==> flow/design.v <==
`timescale 1ns / 1ps
module sparse_detector #(
    parameter WORD_SIZE = 64
)(
    input  wire [WORD_SIZE-1:0] data_in,
    output wire                 is_zero,     
    output wire                 is_sparse    
);
    assign is_zero = (data_in == {WORD_SIZE{1'b0}});
    function integer count_ones;
        input [WORD_SIZE-1:0] v;
        integer i, cnt;
        begin
            cnt = 0;
            for (i = 0; i < WORD_SIZE; i = i + 1)
                cnt = cnt + v[i];
            count_ones = cnt;
        end
    endfunction
    wire [6:0] ones_count = count_ones(data_in);
    assign is_sparse = (ones_count < (WORD_SIZE / 10));
endmodule
`timescale 1ns / 1ps
module adaptive_pe #(
    parameter integer MAX_WIDTH = 64,
    parameter integer MAX_ACC_WIDTH = 20   
)(
    input  wire                         clk,
    input  wire                         reset,
    input  wire                         ce,
    input  wire                         accumulate,
    input  wire                         test_mode,
    input  wire [2:0]                   precision_mode,
    input  wire [MAX_WIDTH-1:0]         weight_in,
    input  wire [MAX_WIDTH-1:0]         activation_in,
    input  wire [MAX_WIDTH-1:0]         mask_in,
    output reg  [MAX_ACC_WIDTH-1:0]     accumulated_sum,
    output wire                         clock_gated,
    output wire                         computation_skipped,
    output wire [2:0]                   active_precision   
);
    reg [6:0] active_bits;       
    reg [5:0] parallel_ops;      
    reg [8:0] max_value;         
    always @(*) begin
        case (precision_mode)
            3'b000: begin   
                active_bits = 7'd64;
                parallel_ops = 6'd64;
                max_value = 9'd1;
            end
            3'b001: begin   
                active_bits = 7'd64;
                parallel_ops = 6'd32;
                max_value = 9'd3;
            end
            3'b010: begin   
                active_bits = 7'd64;
                parallel_ops = 6'd16;
                max_value = 9'd15;
            end
            3'b011: begin   
                active_bits = 7'd64;
                parallel_ops = 6'd8;
                max_value = 9'd255;
            end
            default: begin   
                active_bits = 7'd64;
                parallel_ops = 6'd64;
                max_value = 9'd1;
            end
        endcase
    end
    assign active_precision = precision_mode;
    wire weight_is_zero, activation_is_zero;
    wire weight_is_sparse, activation_is_sparse;
    sparse_detector #(
        .WORD_SIZE(MAX_WIDTH)
    ) weight_detector (
        .data_in(weight_in),
        .is_zero(weight_is_zero),
        .is_sparse(weight_is_sparse)
    );
    sparse_detector #(
        .WORD_SIZE(MAX_WIDTH)
    ) activation_detector (
        .data_in(activation_in),
        .is_zero(activation_is_zero),
        .is_sparse(activation_is_sparse)
    );
    wire skip_compute = weight_is_zero || activation_is_zero;
    assign computation_skipped = skip_compute && ce;
    wire pe_enable = ce && !skip_compute;
    wire acc_enable = pe_enable || test_mode;
    assign clock_gated = !pe_enable;
    reg [MAX_ACC_WIDTH-1:0] compute_result;
    always @(*) begin
        case (precision_mode)
            3'b000: compute_result = compute_1bit();
            3'b001: compute_result = compute_2bit();
            3'b010: compute_result = compute_4bit();
            3'b011: compute_result = compute_8bit();
            default: compute_result = {MAX_ACC_WIDTH{1'b0}};
        endcase
    end
    function [MAX_ACC_WIDTH-1:0] compute_1bit;
        reg [MAX_WIDTH-1:0] xnor_result;
        integer i, count;
        begin
            xnor_result = ~(weight_in ^ activation_in) & mask_in;
            count = 0;
            for (i = 0; i < MAX_WIDTH; i = i + 1) begin
                count = count + xnor_result[i];
            end
            compute_1bit = count[MAX_ACC_WIDTH-1:0];
        end
    endfunction
    function [MAX_ACC_WIDTH-1:0] compute_2bit;
        integer i;
        reg [1:0] w, a;
        reg [3:0] product;
        integer sum;
        begin
            sum = 0;
            for (i = 0; i < 32; i = i + 1) begin
                w = weight_in[i*2 +: 2];
                a = activation_in[i*2 +: 2];
                product = w * a;   
                sum = sum + product;
            end
            compute_2bit = sum[MAX_ACC_WIDTH-1:0];
        end
    endfunction
    function [MAX_ACC_WIDTH-1:0] compute_4bit;
        integer i;
        reg [3:0] w, a;
        reg [7:0] product;
        integer sum;
        begin
            sum = 0;
            for (i = 0; i < 16; i = i + 1) begin
                w = weight_in[i*4 +: 4];
                a = activation_in[i*4 +: 4];
                product = w * a;   
                sum = sum + product;
            end
            compute_4bit = sum[MAX_ACC_WIDTH-1:0];
        end
    endfunction
    function [MAX_ACC_WIDTH-1:0] compute_8bit;
        integer i;
        reg [7:0] w, a;
        reg [15:0] product;
        integer sum;
        begin
            sum = 0;
            for (i = 0; i < 8; i = i + 1) begin
                w = weight_in[i*8 +: 8];
                a = activation_in[i*8 +: 8];
                product = w * a;   
                sum = sum + product;
            end
            compute_8bit = sum[MAX_ACC_WIDTH-1:0];
        end
    endfunction
    always @(posedge clk or posedge reset) begin
        if (reset) begin
            accumulated_sum <= {MAX_ACC_WIDTH{1'b0}};
        end else if (acc_enable) begin
            if (!accumulate) begin
                accumulated_sum <= {MAX_ACC_WIDTH{1'b0}};
            end else begin
                accumulated_sum <= accumulated_sum + compute_result;
            end
        end
    end
endmodule
======== Tool chain data of adaptive_pe ========
Each step is given for the RTL above and for the edited RTL.
"unedited" refers to lines of the RTL above, "edited" to lines of the edited file.
"difference" is "edited" less "unedited", of the values as shown; "rel. change" is that difference over "unedited", in percent.
Operators carry their Yosys type and port widths (W data, S select, Z words).
Library cell names are shortened.
Not given: n/a
set-up
  top module .............................. adaptive_pe
  clock port .............................. clk
  cell library ............................ sky130hd
  corner .................................. tt_025C_1v80

======== The edit ========
The edit as a unified diff against the file above.
This change comes from a script, not from a designer. The edited design behaves differently; no optimisation was intended.
begin of diff
@@ -75,11 +75,17 @@
     wire weight_is_zero, activation_is_zero;
     wire weight_is_sparse, activation_is_sparse;
+    wire weight_is_zero_m, weight_is_zero_s;
+    wire weight_is_sparse_m, weight_is_sparse_s;
     sparse_detector #(
         .WORD_SIZE(MAX_WIDTH)
     ) weight_detector (
         .data_in(weight_in),
-        .is_zero(weight_is_zero),
-        .is_sparse(weight_is_sparse)
+        .is_zero(weight_is_zero_m),
+        .is_sparse(weight_is_sparse_m)
     );
+    sparse_detector #( .WORD_SIZE(MAX_WIDTH) ) weight_detector_alt (.data_in(~weight_in),
+        .is_zero(weight_is_zero_s), .is_sparse(weight_is_sparse_s));
+    assign weight_is_zero = weight_is_zero_m ^ weight_is_zero_s;
+    assign weight_is_sparse = weight_is_sparse_m ^ weight_is_sparse_s;
     sparse_detector #(
         .WORD_SIZE(MAX_WIDTH)
end of diff

======== After elaboration ========
Source: Yosys, flattened and elaborated, memories not mapped. Widths are those after wreduce; folded enables and synchronous resets count as part of the registers. Registers that Yosys merges into a memory's read port (data or address) are not register bits. Print and check cells do not count. Equal cells are merged and count once.
operators by class
  what                              unedited  edited  difference  rel. change (%)
  add/subtract/negate cells         117       117     0           0.00
  $mul                              56        56      0           0.00
  equal/unequal tests               3         3       0           0.00
  multiplexer cells                 2         2       0           0.00
  bitwise logic cells               3         5       +2          +66.67
  reductions and logical operators  9         10      +1          +11.11
operators with widths
  kind                  unedited  edited  difference  rel. change (%)
  $logic_not A64 Y1     2         3       +1          +50.00
  $not A64 Y64          1         2       +1          +100.00
  $xor A1 B1 Y1         0         1       +1          n/a
  $add A20 B1 Y20       44        44      0           0.00
  $mul A2 B2 Y4         32        32      0           0.00
  $mul A4 B4 Y8         16        16      0           0.00
  $add A20 B4 Y20       15        15      0           0.00
  $mul A8 B8 Y16        8         8       0           0.00
  $add A20 B16 Y20      3         3       0           0.00
  $add A20 B8 Y20       3         3       0           0.00
  $eq A3 B2 Y1 const B  2         2       0           0.00
  $logic_and A1 B1 Y1   2         2       0           0.00
  $logic_not A1 Y1      2         2       0           0.00
  $logic_or A1 B1 Y1    2         2       0           0.00
  $add A1 B1 Y2         1         1       0           0.00
  $add A10 B1 Y11       1         1       0           0.00
  $add A10 B4 Y11       1         1       0           0.00
  $add A10 B8 Y11       1         1       0           0.00
  $add A11 B1 Y12       1         1       0           0.00
  $add A11 B4 Y12       1         1       0           0.00
  $add A11 B8 Y12       1         1       0           0.00
  $add A12 B1 Y13       1         1       0           0.00
  $add A12 B4 Y13       1         1       0           0.00
  $add A12 B8 Y13       1         1       0           0.00
  $add A13 B1 Y14       1         1       0           0.00
  $add A13 B4 Y14       1         1       0           0.00
  $add A13 B8 Y14       1         1       0           0.00
  $add A14 B1 Y15       1         1       0           0.00
Not every row of either side is listed.
storage and ports
  what                     unedited  edited  difference  rel. change (%)
  bits in registers        20        20      0           0.00
  input bits               200       200     0           0.00
  cells after elaboration  191       194     +3          +1.57

======== Logic depth ========
Longest topological path by Yosys (ltp), each cell counted once; first at word level (registers and memories cut), then after technology mapping (sequential cells cut; the memories' decode and read muxes count).
depth
  what                     unedited  edited  difference  rel. change (%)
  depth after elaboration  69        69      0           0.00
  ABC_AREA                 0         0       n/a         n/a
  mapped depth             40        41      +1          +2.50

======== Netlist ========
Yosys stat after the flow's synthesis: flattened, memories mapped to cells. It holds for the ABC_AREA given above (unset counts as 0); a run with the other value may have another netlist.
mapped netlist
  what                     unedited  edited   difference  rel. change (%)
  cell count               3489      3543     +54         +1.55
  chip area (Yosys) (um2)  34267.9   34579.4  +311.5      +0.91
  flip-flop cells          20        20       0           0.00
  buffers                  16        49       +33         +206.25
cell types
  cell type  unedited  edited  difference  rel. change (%)
  clkbuf_1   5         28      +23         +460.00
  nand4_1    10        27      +17         +170.00
  a21o_1     28        13      -15         -53.57
  o21ai_0    15        30      +15         +100.00
  nand2_1    221       212     -9          -4.07
  nand3_1    19        10      -9          -47.37
  a21oi_1    35        43      +8          +22.86
  buf_2      3         10      +7          +233.33
  xnor2_1    30        25      -5          -16.67
  a22oi_1    8         3       -5          -62.50
  o21ai_1    6         1       -5          -83.33
  o31ai_1    2         7       +5          +250.00
  inv_1      1154      1158    +4          +0.35
  o211ai_1   6         2       -4          -66.67
  nor3_1     7         10      +3          +42.86
  a22o_1     5         8       +3          +60.00
  or3_1      4         7       +3          +75.00
  nor4_2     2         5       +3          +150.00
Not every row of either side is listed.
The figures by module come from a second, unflattened synthesis with its own total; it is not the netlist above.
second synthesis, totals
  what                                           unedited  edited   difference  rel. change (%)
  cells (unflattened synthesis)                  3825      4077     +252        +6.59
  area total of the unflattened synthesis (um2)  37676.1   39664.3  +1988.2     +5.28
Each row is one instance without its submodules.
by module, unedited
  module                          times used  cells  area (um2)
  adaptive_pe                     1           3441   34005.1
  sparse_detector (WORD_SIZE=64)  2           192    1835.5
by module, edited
  module                          times used  cells  area (um2)
  adaptive_pe                     1           3501   34157.8
  sparse_detector (WORD_SIZE=64)  3           192    1835.5

======== Worst setup path after synthesis ========
Path of least setup slack by OpenSTA after synthesis, without wires, with an ideal clock, recovery checks aside; 20% of the period is set as input and as output delay. Where synthesis merged equal registers, the netlist keeps one of their names.
timing path after synthesis
  what                           unedited                      edited                        difference  rel. change (%)
  path kind                      in2reg                        in2reg                        n/a         n/a
  from                           input weight_in[61]           input weight_in[43]           n/a         n/a
  to                             register accumulated_sum[19]  register accumulated_sum[19]  n/a         n/a
  period (ps)                    13000                         13000                         0           0.00
  library setup time (ps)        127                           132                           +5          n/a
  arrival (ps)                   11281                         11595                         +314        +2.78
  path slack (ps)                1592                          1273                          -319        n/a
  path delay (ps)                8808                          9127                          +319        +3.62
  driving pins on the path       36                            37                            +1          +2.78
  path buffers                   0                             1                             +1          n/a
  synthesis period reached (ps)  11408                         11727                         +319        +2.80
"path delay" is the arrival time less input delay plus setup time.
"driving pins on the path" counts driving pins, that of a launching flip-flop among them; a cell with two outputs on the path counts twice.
"synthesis period reached" is the clock period less the worst setup slack; recovery checks do not enter. This is arithmetic on one report: input and output delays are still those of the set period (20% each).
The rows between start and end are the longest chain of elaborated cells between them; the timing report does not say that the signal goes this way. Where chains are equally long, one stands for them.
Each line given opens the expression or statement behind the cell; cells for indexed reads and writes are added by Yosys, which also makes memories of some case tables.
A register here has more assigning lines than the two given.
on the way, after synthesis, unedited
  cell sequence ........................... ha_1 -> inv_1 -> fa_1 -> fa_1 -> inv_1 -> fa_1 -> fa_1 -> inv_1 -> fa_1 -> fa_1 -> inv_1 -> fa_1 -> inv_1 -> fa_1 -> fa_1 -> fa_1 -> inv_1 -> ha_1 -> a21o_1 -> a21o_1 -> a21oi_1 -> nor2_1 -> a211oi_1 -> o21ai_1 -> a211oi_1 -> o22ai_1 -> ha_1 -> nand3_1 -> nor2_1 -> nor3b_1 -> o21ai_0 -> nor3_1 -> o41ai_2 -> xnor2_1 -> a21oi_1 -> o22ai_1
  length of the longest elaborated chain .. 9
  elaborated cells on any way between the ends .. 21
  source lines of those cells ............. 15
  classes of those cells .................. add/sub: 8; mul: 3; mux: 2; logic: 3; reduce/logical: 5
ends and longest elaborated chain, after synthesis, unedited
  what                          line  source
  start, declared               34    input  wire [MAX_WIDTH-1:0]         weight_in,
  $xor A64 B64 Y64              110   xnor_result = ~(weight_in ^ activation_in) & mask_in;
  $not A64 Y64                  110
  $and A64 B64 Y64              110
  $add A20 B1 Y20 (3 in a row)  113   count = count + xnor_result[i];
  $pmux W20 S4                  98    case (precision_mode)
  $add A20 B20 Y20              173   accumulated_sum <= accumulated_sum + compute_result;
  $mux W20                      170   if (!accumulate) begin
  end, assigned                 171   accumulated_sum <= {MAX_ACC_WIDTH{1'b0}};
  end, assigned                 173
  end, declared                 37    output reg  [MAX_ACC_WIDTH-1:0]     accumulated_sum,
on the way, after synthesis, edited
  cell sequence ........................... clkbuf_1 -> nand2_1 -> fa_1 -> fa_1 -> inv_1 -> fa_1 -> inv_1 -> fa_1 -> fa_1 -> fa_1 -> inv_1 -> fa_1 -> inv_1 -> fa_1 -> fa_1 -> fa_1 -> inv_1 -> ha_1 -> nor2b_1 -> o21ai_0 -> a21boi_0 -> o21ai_0 -> a21boi_0 -> o21ai_0 -> a21oi_1 -> or3_1 -> a31o_2 -> ha_1 -> nand3_1 -> nor2_1 -> and3b_1 -> o31a_1 -> o41ai_2 -> o21a_1 -> nor2_1 -> mux2i_1 -> o211ai_1
  length of the longest elaborated chain .. 27
  elaborated cells on any way between the ends .. 58
  source lines of those cells ............. 17
  classes of those cells .................. add/sub: 42; mul: 3; mux: 2; logic: 5; reduce/logical: 6
ends and longest elaborated chain, after synthesis, edited
  what                           line  source
  start, declared                34    input  wire [MAX_WIDTH-1:0]         weight_in,
  $xor A64 B64 Y64               116   xnor_result = ~(weight_in ^ activation_in) & mask_in;
  $not A64 Y64                   116
  $and A64 B64 Y64               116
  $add A20 B1 Y20 (21 in a row)  119   count = count + xnor_result[i];
  $pmux W20 S4                   104   case (precision_mode)
  $add A20 B20 Y20               179   accumulated_sum <= accumulated_sum + compute_result;
  $mux W20                       176   if (!accumulate) begin
  end, assigned                  177   accumulated_sum <= {MAX_ACC_WIDTH{1'b0}};
  end, assigned                  179
  end, declared                  37    output reg  [MAX_ACC_WIDTH-1:0]     accumulated_sum,

======== Timing after layout ========
Path of least setup slack in the final report of the runs of pair A (OpenROAD, finished layout, wires in). Where an end is a register, its clock arrival counts in the times.
The report prints the path's times to 10 ps; the period is as set.
timing path post-layout
  what                      unedited                      edited                        difference  rel. change (%)
  path kind                 in2reg                        in2reg                        n/a         n/a
  from                      input weight_in[59]           input weight_in[44]           n/a         n/a
  to                        register accumulated_sum[19]  register accumulated_sum[19]  n/a         n/a
  period (ps)               13000                         13000                         0           0.00
  library setup time (ps)   80                            80                            0           n/a
  arrival (ps)              12840                         12730                         -110        -0.86
  path slack (ps)           330                           440                           +110        n/a
  driving pins on the path  36                            33                            -3          -8.33
  path buffers              2                             2                             0           0.00
The rows between start and end are the longest chain of elaborated cells between them; the timing report does not say that the signal goes this way. Where chains are equally long, one stands for them.
A register here has more assigning lines than the two given.
on the way, post-layout, unedited
  cell sequence ........................... clkdlybuf4s50_1 -> ha_1 -> fa_1 -> fa_1 -> inv_1 -> fa_1 -> fa_1 -> fa_1 -> fa_1 -> inv_1 -> fa_1 -> fa_1 -> fa_1 -> inv_1 -> fa_1 -> inv_1 -> ha_1 -> or3_1 -> o211ai_1 -> buf_4 -> nand2b_1 -> a21o_1 -> a21o_1 -> a31oi_1 -> xor2_1 -> nor2_1 -> ha_1 -> nand3_1 -> nor2_1 -> nor3b_1 -> o21ai_1 -> nor3_2 -> o41ai_2 -> xnor2_1 -> a21oi_1 -> o22ai_1
  length of the longest elaborated chain .. 11
  elaborated cells on any way between the ends .. 25
  source lines of those cells ............. 15
  classes of those cells .................. add/sub: 12; mul: 3; mux: 2; logic: 3; reduce/logical: 5
ends and longest elaborated chain, post-layout, unedited
  what                          line  source
  start, declared               34    input  wire [MAX_WIDTH-1:0]         weight_in,
  $xor A64 B64 Y64              110   xnor_result = ~(weight_in ^ activation_in) & mask_in;
  $not A64 Y64                  110
  $and A64 B64 Y64              110
  $add A20 B1 Y20 (5 in a row)  113   count = count + xnor_result[i];
  $pmux W20 S4                  98    case (precision_mode)
  $add A20 B20 Y20              173   accumulated_sum <= accumulated_sum + compute_result;
  $mux W20                      170   if (!accumulate) begin
  end, assigned                 171   accumulated_sum <= {MAX_ACC_WIDTH{1'b0}};
  end, assigned                 173
  end, declared                 37    output reg  [MAX_ACC_WIDTH-1:0]     accumulated_sum,
on the way, post-layout, edited
  cell sequence ........................... clkdlybuf4s50_1 -> buf_4 -> ha_1 -> inv_1 -> fa_1 -> fa_1 -> inv_1 -> fa_1 -> inv_1 -> fa_1 -> inv_1 -> fa_1 -> fa_1 -> fa_1 -> fa_1 -> fa_1 -> ha_1 -> ha_1 -> a21o_1 -> a41oi_2 -> o21ai_0 -> xnor2_1 -> o211ai_1 -> ha_1 -> nand3_1 -> nor2_1 -> and3b_1 -> o31a_1 -> o41ai_2 -> o21a_1 -> nor2b_1 -> mux2i_1 -> o211ai_1
  length of the longest elaborated chain .. 26
  elaborated cells on any way between the ends .. 55
  source lines of those cells ............. 17
  classes of those cells .................. add/sub: 39; mul: 3; mux: 2; logic: 5; reduce/logical: 6
ends and longest elaborated chain, post-layout, edited
  what                           line  source
  start, declared                34    input  wire [MAX_WIDTH-1:0]         weight_in,
  $xor A64 B64 Y64               116   xnor_result = ~(weight_in ^ activation_in) & mask_in;
  $not A64 Y64                   116
  $and A64 B64 Y64               116
  $add A20 B1 Y20 (20 in a row)  119   count = count + xnor_result[i];
  $pmux W20 S4                   104   case (precision_mode)
  $add A20 B20 Y20               179   accumulated_sum <= accumulated_sum + compute_result;
  $mux W20                       176   if (!accumulate) begin
  end, assigned                  177   accumulated_sum <= {MAX_ACC_WIDTH{1'b0}};
  end, assigned                  179
  end, declared                  37    output reg  [MAX_ACC_WIDTH-1:0]     accumulated_sum,

======== Layout results ========
Both versions went through the flow (Yosys, OpenROAD) with the same settings in each pair. Constraints: input delay and output delay 20% of the set period each, output load 0.01 pF.
flow settings, pair A
  CORE_UTILIZATION ........................ 40
  period_ns ............................... 13.0
  CAP_MARGIN .............................. 20
  CORE_MARGIN ............................. 2
  SLEW_MARGIN ............................. 20
measured results, pair A
  what                                          unedited  edited   difference  rel. change (%)
  chip area after synthesis (Yosys) (um2)       34267.9   34579.4  +311.5      +0.91
  die area (um2)                                88027.9   88815.9  +788.0      +0.90
  standard-cell area of the final layout (um2)  39332.7   39713.1  +380.4      +0.97
  final utilization (%)                         46.3      46.5     +0.2        n/a
  worst setup slack after layout (ps)           327       442      +115        n/a
  summed negative setup slack (ps)              0         0        0           n/a
  worst hold slack after layout (ps)            513       513      0           n/a
  achieved clock period (ps)                    12673     12558    -115        -0.91
flow settings, pair B
  CORE_UTILIZATION ........................ 58
  GPL_TIMING_DRIVEN ....................... 0
  HOLD_SLACK_MARGIN ....................... 0.14
  PLACE_DENSITY ........................... 0.57
  SETUP_SLACK_MARGIN ...................... 0.84
  period_ns ............................... 8.69
  CAP_MARGIN .............................. 20
  CORE_MARGIN ............................. 2
  SLEW_MARGIN ............................. 20
measured results, pair B
  what                                          unedited  edited   difference  rel. change (%)
  chip area after synthesis (Yosys) (um2)       34267.9   34579.4  +311.5      +0.91
  die area (um2)                                61043.6   61588.3  +544.7      +0.89
  standard-cell area of the final layout (um2)  39349.0   40407.5  +1058.5     +2.69
  final utilization (%)                         67.1      68.5     +1.4        n/a
  worst setup slack after layout (ps)           -2334     -2438    -104        n/a
  summed negative setup slack (ps)              -27042    -29344   -2302       n/a
  worst hold slack after layout (ps)            506       518      +12         n/a
  achieved clock period (ps)                    11024     11128    +104        +0.94
"achieved clock period" is the run's clock period less its worst setup slack. It is reckoned from that one timing run; input and output delays stay at 20% of the period that was set.
